==> flow/design.v <==
module sig_altmult_add
(
	input signed [15:0] dataa, datab, datac, datad,
	input 		clock, aclr,
	output reg 	[32:0] result
);
	reg signed	[15:0] dataa_reg, datab_reg, datac_reg, datad_reg;
	reg signed	[31:0] mult0_result, mult1_result;
	always @ (posedge clock or posedge aclr) begin
    	if (aclr) begin
			dataa_reg <= {16{1'b0}};
			datab_reg <= {16{1'b0}};
			datac_reg <= {16{1'b0}};
			datad_reg <= {16{1'b0}};
			mult0_result <= {32{1'b0}};
			mult1_result <= {32{1'b0}};
			result <= {33{1'b0}};
		end
		else begin
			dataa_reg <= dataa;
			datab_reg <= datab;
			datac_reg <= datac;
			datad_reg <= datad;
			mult0_result <= dataa_reg * datab_reg;
			mult1_result <= datac_reg * datad_reg;
			result <= mult0_result + mult1_result;
		end
	end
endmodule
Ticket comment

Reports on sig_altmult_add
Each step is given for the RTL above and for the edited RTL.
Lines under "orig" count in the file above, lines under "edited" in the edited file.
"delta" is "edited" less "orig", of the values as shown.
Library cell names are shortened.
{"block": "inputs", "design": "sig_altmult_add", "clock": "clock", "lib": "sky130hd", "pvt_corner": "tt_025C_1v80"}

Edit of the RTL
Unified diff, file above to edited file.
The edit is scripted: it alters the design's behaviour and was not made to optimise anything.
begin of diff
@@ -6,5 +6,5 @@
 );
 	reg signed	[15:0] dataa_reg, datab_reg, datac_reg, datad_reg;
-	reg signed	[31:0] mult0_result, mult1_result;
+	reg signed	[23:0] mult0_result, mult1_result;
 	always @ (posedge clock or posedge aclr) begin
     	if (aclr) begin
end of diff

Word-level counts
Counts by Yosys on the flattened word-level netlist (proc, flatten, opt, wreduce; memories kept). Register bits leave out memories and registers merged into their read ports (data or address); mux counts leave out enables and synchronous resets folded into registers. Print and check cells are left out. Cells with the same type and inputs are merged into one.
{"block": "word_totals", "element": "n_memories", "orig": 0, "edited": 0, "delta": 0}
{"block": "word_totals", "element": "latchBits", "orig": 0, "edited": 0, "delta": 0}
{"block": "word_totals", "element": "in_bits", "orig": 66, "edited": 66, "delta": 0}
{"block": "word_totals", "element": "ramBits", "orig": 0, "edited": 0, "delta": 0}
{"block": "word_totals", "element": "clocked_rd_ports_x_width", "orig": 0, "edited": 0, "delta": 0}
{"block": "word_totals", "element": "romBits", "orig": 0, "edited": 0, "delta": 0}
{"block": "word_totals", "element": "reg_bits", "orig": 161, "edited": 137, "delta": -24}
{"block": "word_totals", "element": "word_cells", "orig": 10, "edited": 10, "delta": 0}
{"block": "op_classes", "element": "div", "orig": 0, "edited": 0, "delta": 0}
{"block": "op_classes", "element": "n_reduce_logical", "orig": 0, "edited": 0, "delta": 0}
{"block": "op_classes", "element": "bitwise", "orig": 0, "edited": 0, "delta": 0}
{"block": "op_classes", "element": "n_cmp", "orig": 0, "edited": 0, "delta": 0}
{"block": "op_classes", "element": "n_mux", "orig": 0, "edited": 0, "delta": 0}
{"block": "op_classes", "element": "mul", "orig": 2, "edited": 2, "delta": 0}
{"block": "op_classes", "element": "n_shift", "orig": 0, "edited": 0, "delta": 0}
{"block": "op_classes", "element": "add_sub_neg", "orig": 1, "edited": 1, "delta": 0}
{"block": "op_classes", "element": "n_eq", "orig": 0, "edited": 0, "delta": 0}
{"block": "ops", "op": "16-bit by 16-bit multiplier with 32-bit output", "orig": 2, "edited": 0, "delta": -2}
{"block": "ops", "op": "16-bit by 16-bit multiplier with 24-bit output", "orig": 0, "edited": 2, "delta": 2}
{"block": "ops", "op": "32-bit by 32-bit adder with 33-bit output", "orig": 1, "edited": 0, "delta": -1}
{"block": "ops", "op": "24-bit by 24-bit adder with 25-bit output", "orig": 0, "edited": 1, "delta": 1}

Longest topological paths
Yosys ltp: most cells in a row. Word level: on the elaborated netlist, between registers, memories and ports. Mapped: between sequential cells and ports; inverters and the memories' decode and read muxes count.
{"block": "logic_depth", "element": "depth_word", "orig": 1, "edited": 1, "delta": 0}
{"block": "logic_depth", "element": "abc_area", "orig": "0", "edited": "0"}
{"block": "logic_depth", "element": "ltp_mapped", "orig": 24, "edited": 23, "delta": -1}
{"block": "logic_depth", "element": "depth_no_buf", "orig": 23, "edited": 20, "delta": -3}

Mapped cells and area
Yosys stat after the flow's synthesis: flattened, memories mapped to cells. It holds for the ABC_AREA given above (unset counts as 0); a run with the other value may have another netlist.
{"block": "by_type", "type": "fa_1", "orig": 525, "edited": 375, "delta": -150}
{"block": "by_type", "type": "inv_1", "orig": 617, "edited": 500, "delta": -117}
{"block": "by_type", "type": "nand2_1", "orig": 275, "edited": 229, "delta": -46}
{"block": "by_type", "type": "nor2_1", "orig": 75, "edited": 48, "delta": -27}
{"block": "by_type", "type": "ha_1", "orig": 196, "edited": 170, "delta": -26}
{"block": "by_type", "type": "dfrtp_1", "orig": 161, "edited": 137, "delta": -24}
{"block": "by_type", "type": "nor3_1", "orig": 20, "edited": 2, "delta": -18}
{"block": "by_type", "type": "a21o_1", "orig": 37, "edited": 23, "delta": -14}
{"block": "by_type", "type": "and2_1", "orig": 246, "edited": 234, "delta": -12}
{"block": "by_type", "type": "xnor2_1", "orig": 66, "edited": 77, "delta": 11}
{"block": "by_type", "type": "a21oi_1", "orig": 59, "edited": 49, "delta": -10}
{"block": "by_type", "type": "a31oi_1", "orig": 13, "edited": 4, "delta": -9}
{"block": "by_type", "type": "o21a_1", "orig": 15, "edited": 7, "delta": -8}
{"block": "by_type", "type": "clkbuf_1", "orig": 69, "edited": 63, "delta": -6}
{"block": "by_type", "type": "nor2b_1", "orig": 12, "edited": 6, "delta": -6}
{"block": "by_type", "type": "buf_4", "orig": 2, "edited": 8, "delta": 6}
{"block": "by_type", "type": "nand4_1", "orig": 8, "edited": 3, "delta": -5}
{"block": "by_type", "type": "xor2_1", "orig": 23, "edited": 19, "delta": -4}
Cell types equal on both sides are left out: 11.
Not every row of either side is listed.
{"block": "synth_totals", "element": "cell_count", "orig": 2596, "edited": 2082, "delta": -514}
{"block": "synth_totals", "element": "area_um2", "orig": 25525.7, "edited": 20105.5, "delta": -5420.2}
{"block": "synth_totals", "element": "ff_cells", "orig": 161, "edited": 137, "delta": -24}
{"block": "synth_totals", "element": "buf_cells", "orig": 76, "edited": 72, "delta": -4}

Path before layout
Path of least setup slack by OpenSTA after synthesis, without wires, with an ideal clock, recovery checks aside; 20% of the period is set as input and as output delay. Where synthesis merged equal registers, the netlist keeps one of their names.
{"block": "synth_path", "element": "path_kind", "orig": "reg2reg", "edited": "reg2reg"}
{"block": "synth_path", "element": "startpoint", "orig": "register datac_reg[15]", "edited": "register datab_reg[7]"}
{"block": "synth_path", "element": "endpoint", "orig": "register mult1_result[31]", "edited": "register mult0_result[23]"}
{"block": "synth_path", "element": "slack_ns", "orig": 0.721, "edited": 1.292, "delta": 0.571}
{"block": "synth_path", "element": "n_path_buf", "orig": 2, "edited": 2, "delta": 0}
{"block": "synth_path", "element": "path_delay_ns", "orig": 6.279, "edited": 5.708, "delta": -0.571}
{"block": "synth_path", "element": "launch_ns", "orig": 0.000, "edited": 0.000, "delta": 0.000}
{"block": "synth_path", "element": "tclk_ns", "orig": 7.0, "edited": 7.0, "delta": 0.0}
{"block": "synth_path", "element": "t_required_ns", "orig": 6.920, "edited": 6.875, "delta": -0.045}
{"block": "synth_path", "element": "stages", "orig": 22, "edited": 22, "delta": 0}
{"block": "synth_path", "element": "arrival_time_ns", "orig": 6.199, "edited": 5.583, "delta": -0.616}
{"block": "synth_path", "element": "synth_period_reached_ns", "orig": 6.279, "edited": 5.708, "delta": -0.571}
"path_delay_ns" is the arrival time less input delay plus setup time.
"stages" counts driving pins, that of a launching flip-flop among them; a cell with two outputs on the path counts twice.
"synth_period_reached_ns" = period - worst setup slack (recovery checks aside). The figure is calculated, with input and output delays left at 20% of the set period.
Between the ends stands the longest chain of elaborated cells between them, by number of cells; it is not shown to be the way that was timed. Of several equally long chains one is given.
Each line given opens the expression or statement behind the cell; cells for indexed reads and writes are added by Yosys, which also makes memories of some case tables.
{"block": "synth_via_orig", "path_cell_list": "dfrtp_1 -> clkbuf_1 -> nand2_1 -> inv_1 -> fa_1 -> fa_1 -> fa_1 -> fa_1 -> fa_1 -> inv_1 -> fa_1 -> inv_1 -> ha_1 -> clkbuf_1 -> o21a_1 -> o21ai_0 -> o221a_2 -> a21boi_0 -> a2111oi_2 -> o31ai_1 -> a21oi_1 -> xnor2_1", "elab_chain_cells": 1, "cone_cells": 1, "cone_lines": 1, "cone_classes": "1 x mul"}
{"block": "synth_rtl_orig", "element": "from (decl)", "line": 7, "rtl": "reg signed [15:0] dataa_reg, datab_reg, datac_reg, datad_reg;"}
{"block": "synth_rtl_orig", "element": "from (assign)", "line": 13, "rtl": "datac_reg <= {16{1'b0}};"}
{"block": "synth_rtl_orig", "element": "from (assign)", "line": 22, "rtl": "datac_reg <= datac;"}
{"block": "synth_rtl_orig", "element": "16-bit by 16-bit multiplier with 32-bit output", "line": 25, "rtl": "mult1_result <= datac_reg * datad_reg;"}
{"block": "synth_rtl_orig", "element": "to (assign)", "line": 16, "rtl": "mult1_result <= {32{1'b0}};"}
{"block": "synth_rtl_orig", "element": "to (assign)", "line": 25}
{"block": "synth_rtl_orig", "element": "to (decl)", "line": 8, "rtl": "reg signed [31:0] mult0_result, mult1_result;"}
{"block": "synth_via_edited", "path_cell_list": "dfrtp_1 -> clkbuf_1 -> clkbuf_1 -> nand2_1 -> fa_1 -> inv_1 -> fa_1 -> inv_1 -> fa_1 -> inv_1 -> fa_1 -> fa_1 -> inv_1 -> fa_1 -> inv_1 -> ha_1 -> and2_1 -> a221oi_2 -> a21oi_1 -> o41ai_2 -> o21ai_1 -> xnor2_1", "elab_chain_cells": 1, "cone_cells": 1, "cone_lines": 1, "cone_classes": "1 x mul"}
{"block": "synth_rtl_edited", "element": "from (decl)", "line": 7, "rtl": "reg signed [15:0] dataa_reg, datab_reg, datac_reg, datad_reg;"}
{"block": "synth_rtl_edited", "element": "from (assign)", "line": 12, "rtl": "datab_reg <= {16{1'b0}};"}
{"block": "synth_rtl_edited", "element": "from (assign)", "line": 21, "rtl": "datab_reg <= datab;"}
{"block": "synth_rtl_edited", "element": "16-bit by 16-bit multiplier with 24-bit output", "line": 24, "rtl": "mult0_result <= dataa_reg * datab_reg;"}
{"block": "synth_rtl_edited", "element": "to (assign)", "line": 15, "rtl": "mult0_result <= {32{1'b0}};"}
{"block": "synth_rtl_edited", "element": "to (assign)", "line": 24}
{"block": "synth_rtl_edited", "element": "to (decl)", "line": 8, "rtl": "reg signed [23:0] mult0_result, mult1_result;"}

Path in the finished layout
From the final timing report of each run of pair A: the path of least setup slack in the routed layout; clock arrival at registers is part of the times.
{"block": "layout_path", "element": "path_kind", "orig": "reg2reg", "edited": "reg2reg"}
{"block": "layout_path", "element": "startpoint", "orig": "register datab_reg[9]", "edited": "register datad_reg[7]"}
{"block": "layout_path", "element": "endpoint", "orig": "register mult0_result[29]", "edited": "register mult1_result[23]"}
{"block": "layout_path", "element": "tclk_ns", "orig": 7.0, "edited": 7.0, "delta": 0.0}
{"block": "layout_path", "element": "n_path_buf", "orig": 0, "edited": 0, "delta": 0}
{"block": "layout_path", "element": "arrival_time_ns", "orig": 7.03, "edited": 6.50, "delta": -0.53}
{"block": "layout_path", "element": "launch_ns", "orig": 0.49, "edited": 0.47, "delta": -0.02}
{"block": "layout_path", "element": "t_required_ns", "orig": 7.36, "edited": 7.34, "delta": -0.02}
{"block": "layout_path", "element": "slack_ns", "orig": 0.33, "edited": 0.85, "delta": 0.52}
{"block": "layout_path", "element": "stages", "orig": 22, "edited": 21, "delta": -1}
Between the ends stands the longest chain of elaborated cells between them, by number of cells; it is not shown to be the way that was timed. Of several equally long chains one is given.
{"block": "layout_via_orig", "path_cell_list": "dfrtp_1 -> nand2_1 -> fa_1 -> inv_1 -> fa_1 -> inv_1 -> fa_1 -> inv_1 -> fa_1 -> fa_1 -> inv_1 -> fa_1 -> inv_1 -> ha_1 -> a21o_1 -> a21o_1 -> a221o_1 -> a21oi_1 -> a21oi_1 -> o21ai_1 -> nor4bb_1 -> a311o_1", "elab_chain_cells": 1, "cone_cells": 1, "cone_lines": 1, "cone_classes": "1 x mul"}
{"block": "layout_rtl_orig", "element": "from (decl)", "line": 7, "rtl": "reg signed [15:0] dataa_reg, datab_reg, datac_reg, datad_reg;"}
{"block": "layout_rtl_orig", "element": "from (assign)", "line": 12, "rtl": "datab_reg <= {16{1'b0}};"}
{"block": "layout_rtl_orig", "element": "from (assign)", "line": 21, "rtl": "datab_reg <= datab;"}
{"block": "layout_rtl_orig", "element": "16-bit by 16-bit multiplier with 32-bit output", "line": 24, "rtl": "mult0_result <= dataa_reg * datab_reg;"}
{"block": "layout_rtl_orig", "element": "to (assign)", "line": 15, "rtl": "mult0_result <= {32{1'b0}};"}
{"block": "layout_rtl_orig", "element": "to (assign)", "line": 24}
{"block": "layout_rtl_orig", "element": "to (decl)", "line": 8, "rtl": "reg signed [31:0] mult0_result, mult1_result;"}
{"block": "layout_via_edited", "path_cell_list": "dfrtp_1 -> nand2_1 -> fa_1 -> inv_1 -> fa_1 -> inv_1 -> fa_1 -> inv_1 -> fa_1 -> fa_1 -> inv_1 -> fa_1 -> inv_1 -> ha_1 -> a21o_1 -> a21o_1 -> a221oi_1 -> o31ai_2 -> a2111oi_2 -> nor3_1 -> xnor2_1", "elab_chain_cells": 1, "cone_cells": 1, "cone_lines": 1, "cone_classes": "1 x mul"}
{"block": "layout_rtl_edited", "element": "from (decl)", "line": 7, "rtl": "reg signed [15:0] dataa_reg, datab_reg, datac_reg, datad_reg;"}
{"block": "layout_rtl_edited", "element": "from (assign)", "line": 14, "rtl": "datad_reg <= {16{1'b0}};"}
{"block": "layout_rtl_edited", "element": "from (assign)", "line": 23, "rtl": "datad_reg <= datad;"}
{"block": "layout_rtl_edited", "element": "16-bit by 16-bit multiplier with 24-bit output", "line": 25, "rtl": "mult1_result <= datac_reg * datad_reg;"}
{"block": "layout_rtl_edited", "element": "to (assign)", "line": 16, "rtl": "mult1_result <= {32{1'b0}};"}
{"block": "layout_rtl_edited", "element": "to (assign)", "line": 25}
{"block": "layout_rtl_edited", "element": "to (decl)", "line": 8, "rtl": "reg signed [23:0] mult0_result, mult1_result;"}

Measured runs
Both versions went through the flow (Yosys, OpenROAD) with the same settings in each pair. Constraints: input delay and output delay 20% of the set period each, output load 0.01 pF.
{"block": "settings_pair_A", "CORE_UTILIZATION": 40, "period_ns": 7.0, "CAP_MARGIN": 20, "CORE_MARGIN": 2, "SLEW_MARGIN": 20}
{"block": "measured_pair_A", "element": "tns_setup_ns", "orig": 0.000, "edited": 0.000, "delta": 0.000}
{"block": "measured_pair_A", "element": "timing.setup.ws_ns", "orig": 0.332, "edited": 0.846, "delta": 0.514}
{"block": "measured_pair_A", "element": "total_die_area_um2", "orig": 65851.3, "edited": 52073.0, "delta": -13778.3}
{"block": "measured_pair_A", "element": "finish.utilization_pct", "orig": 44.5, "edited": 44.6, "delta": 0.1}
{"block": "measured_pair_A", "element": "ws_hold_ns", "orig": 0.492, "edited": 0.475, "delta": -0.017}
{"block": "measured_pair_A", "element": "post_route_stdcell_area_um2", "orig": 28059.4, "edited": 22222.6, "delta": -5836.8}
{"block": "measured_pair_A", "element": "timing.achieved_period_ns", "orig": 6.668, "edited": 6.154, "delta": -0.514}
{"block": "measured_pair_A", "element": "yosys.chip_area_um2", "orig": 25525.7, "edited": 20105.5, "delta": -5420.2}
{"block": "settings_pair_B", "ABC_AREA": 0, "CELL_PAD_IN_SITES_DETAIL_PLACEMENT": 0, "CELL_PAD_IN_SITES_GLOBAL_PLACEMENT": 1, "CORE_UTILIZATION": 27, "CTS_CLUSTER_DIAMETER": 68, "CTS_CLUSTER_SIZE": 80, "PLACE_DENSITY_LB_ADDON": 0.11, "TNS_END_PERCENT": 45, "period_ns": 4.23, "CAP_MARGIN": 20, "CORE_MARGIN": 2, "SLEW_MARGIN": 20}
{"block": "measured_pair_B", "element": "tns_setup_ns", "orig": -59.027, "edited": -26.727, "delta": 32.300}
{"block": "measured_pair_B", "element": "timing.setup.ws_ns", "orig": -1.673, "edited": -1.203, "delta": 0.470}
{"block": "measured_pair_B", "element": "total_die_area_um2", "orig": 97016.7, "edited": 76662.5, "delta": -20354.2}
{"block": "measured_pair_B", "element": "finish.utilization_pct", "orig": 35.6, "edited": 34.6, "delta": -1.0}
{"block": "measured_pair_B", "element": "ws_hold_ns", "orig": 0.470, "edited": 0.507, "delta": 0.037}
{"block": "measured_pair_B", "element": "post_route_stdcell_area_um2", "orig": 33264.4, "edited": 25640.8, "delta": -7623.6}
{"block": "measured_pair_B", "element": "timing.achieved_period_ns", "orig": 5.903, "edited": 5.433, "delta": -0.470}
{"block": "measured_pair_B", "element": "yosys.chip_area_um2", "orig": 25525.7, "edited": 20105.5, "delta": -5420.2}
"timing.achieved_period_ns" is the run's clock period less its worst setup slack. It is reckoned from that one timing run; input and output delays stay at 20% of the period that was set.
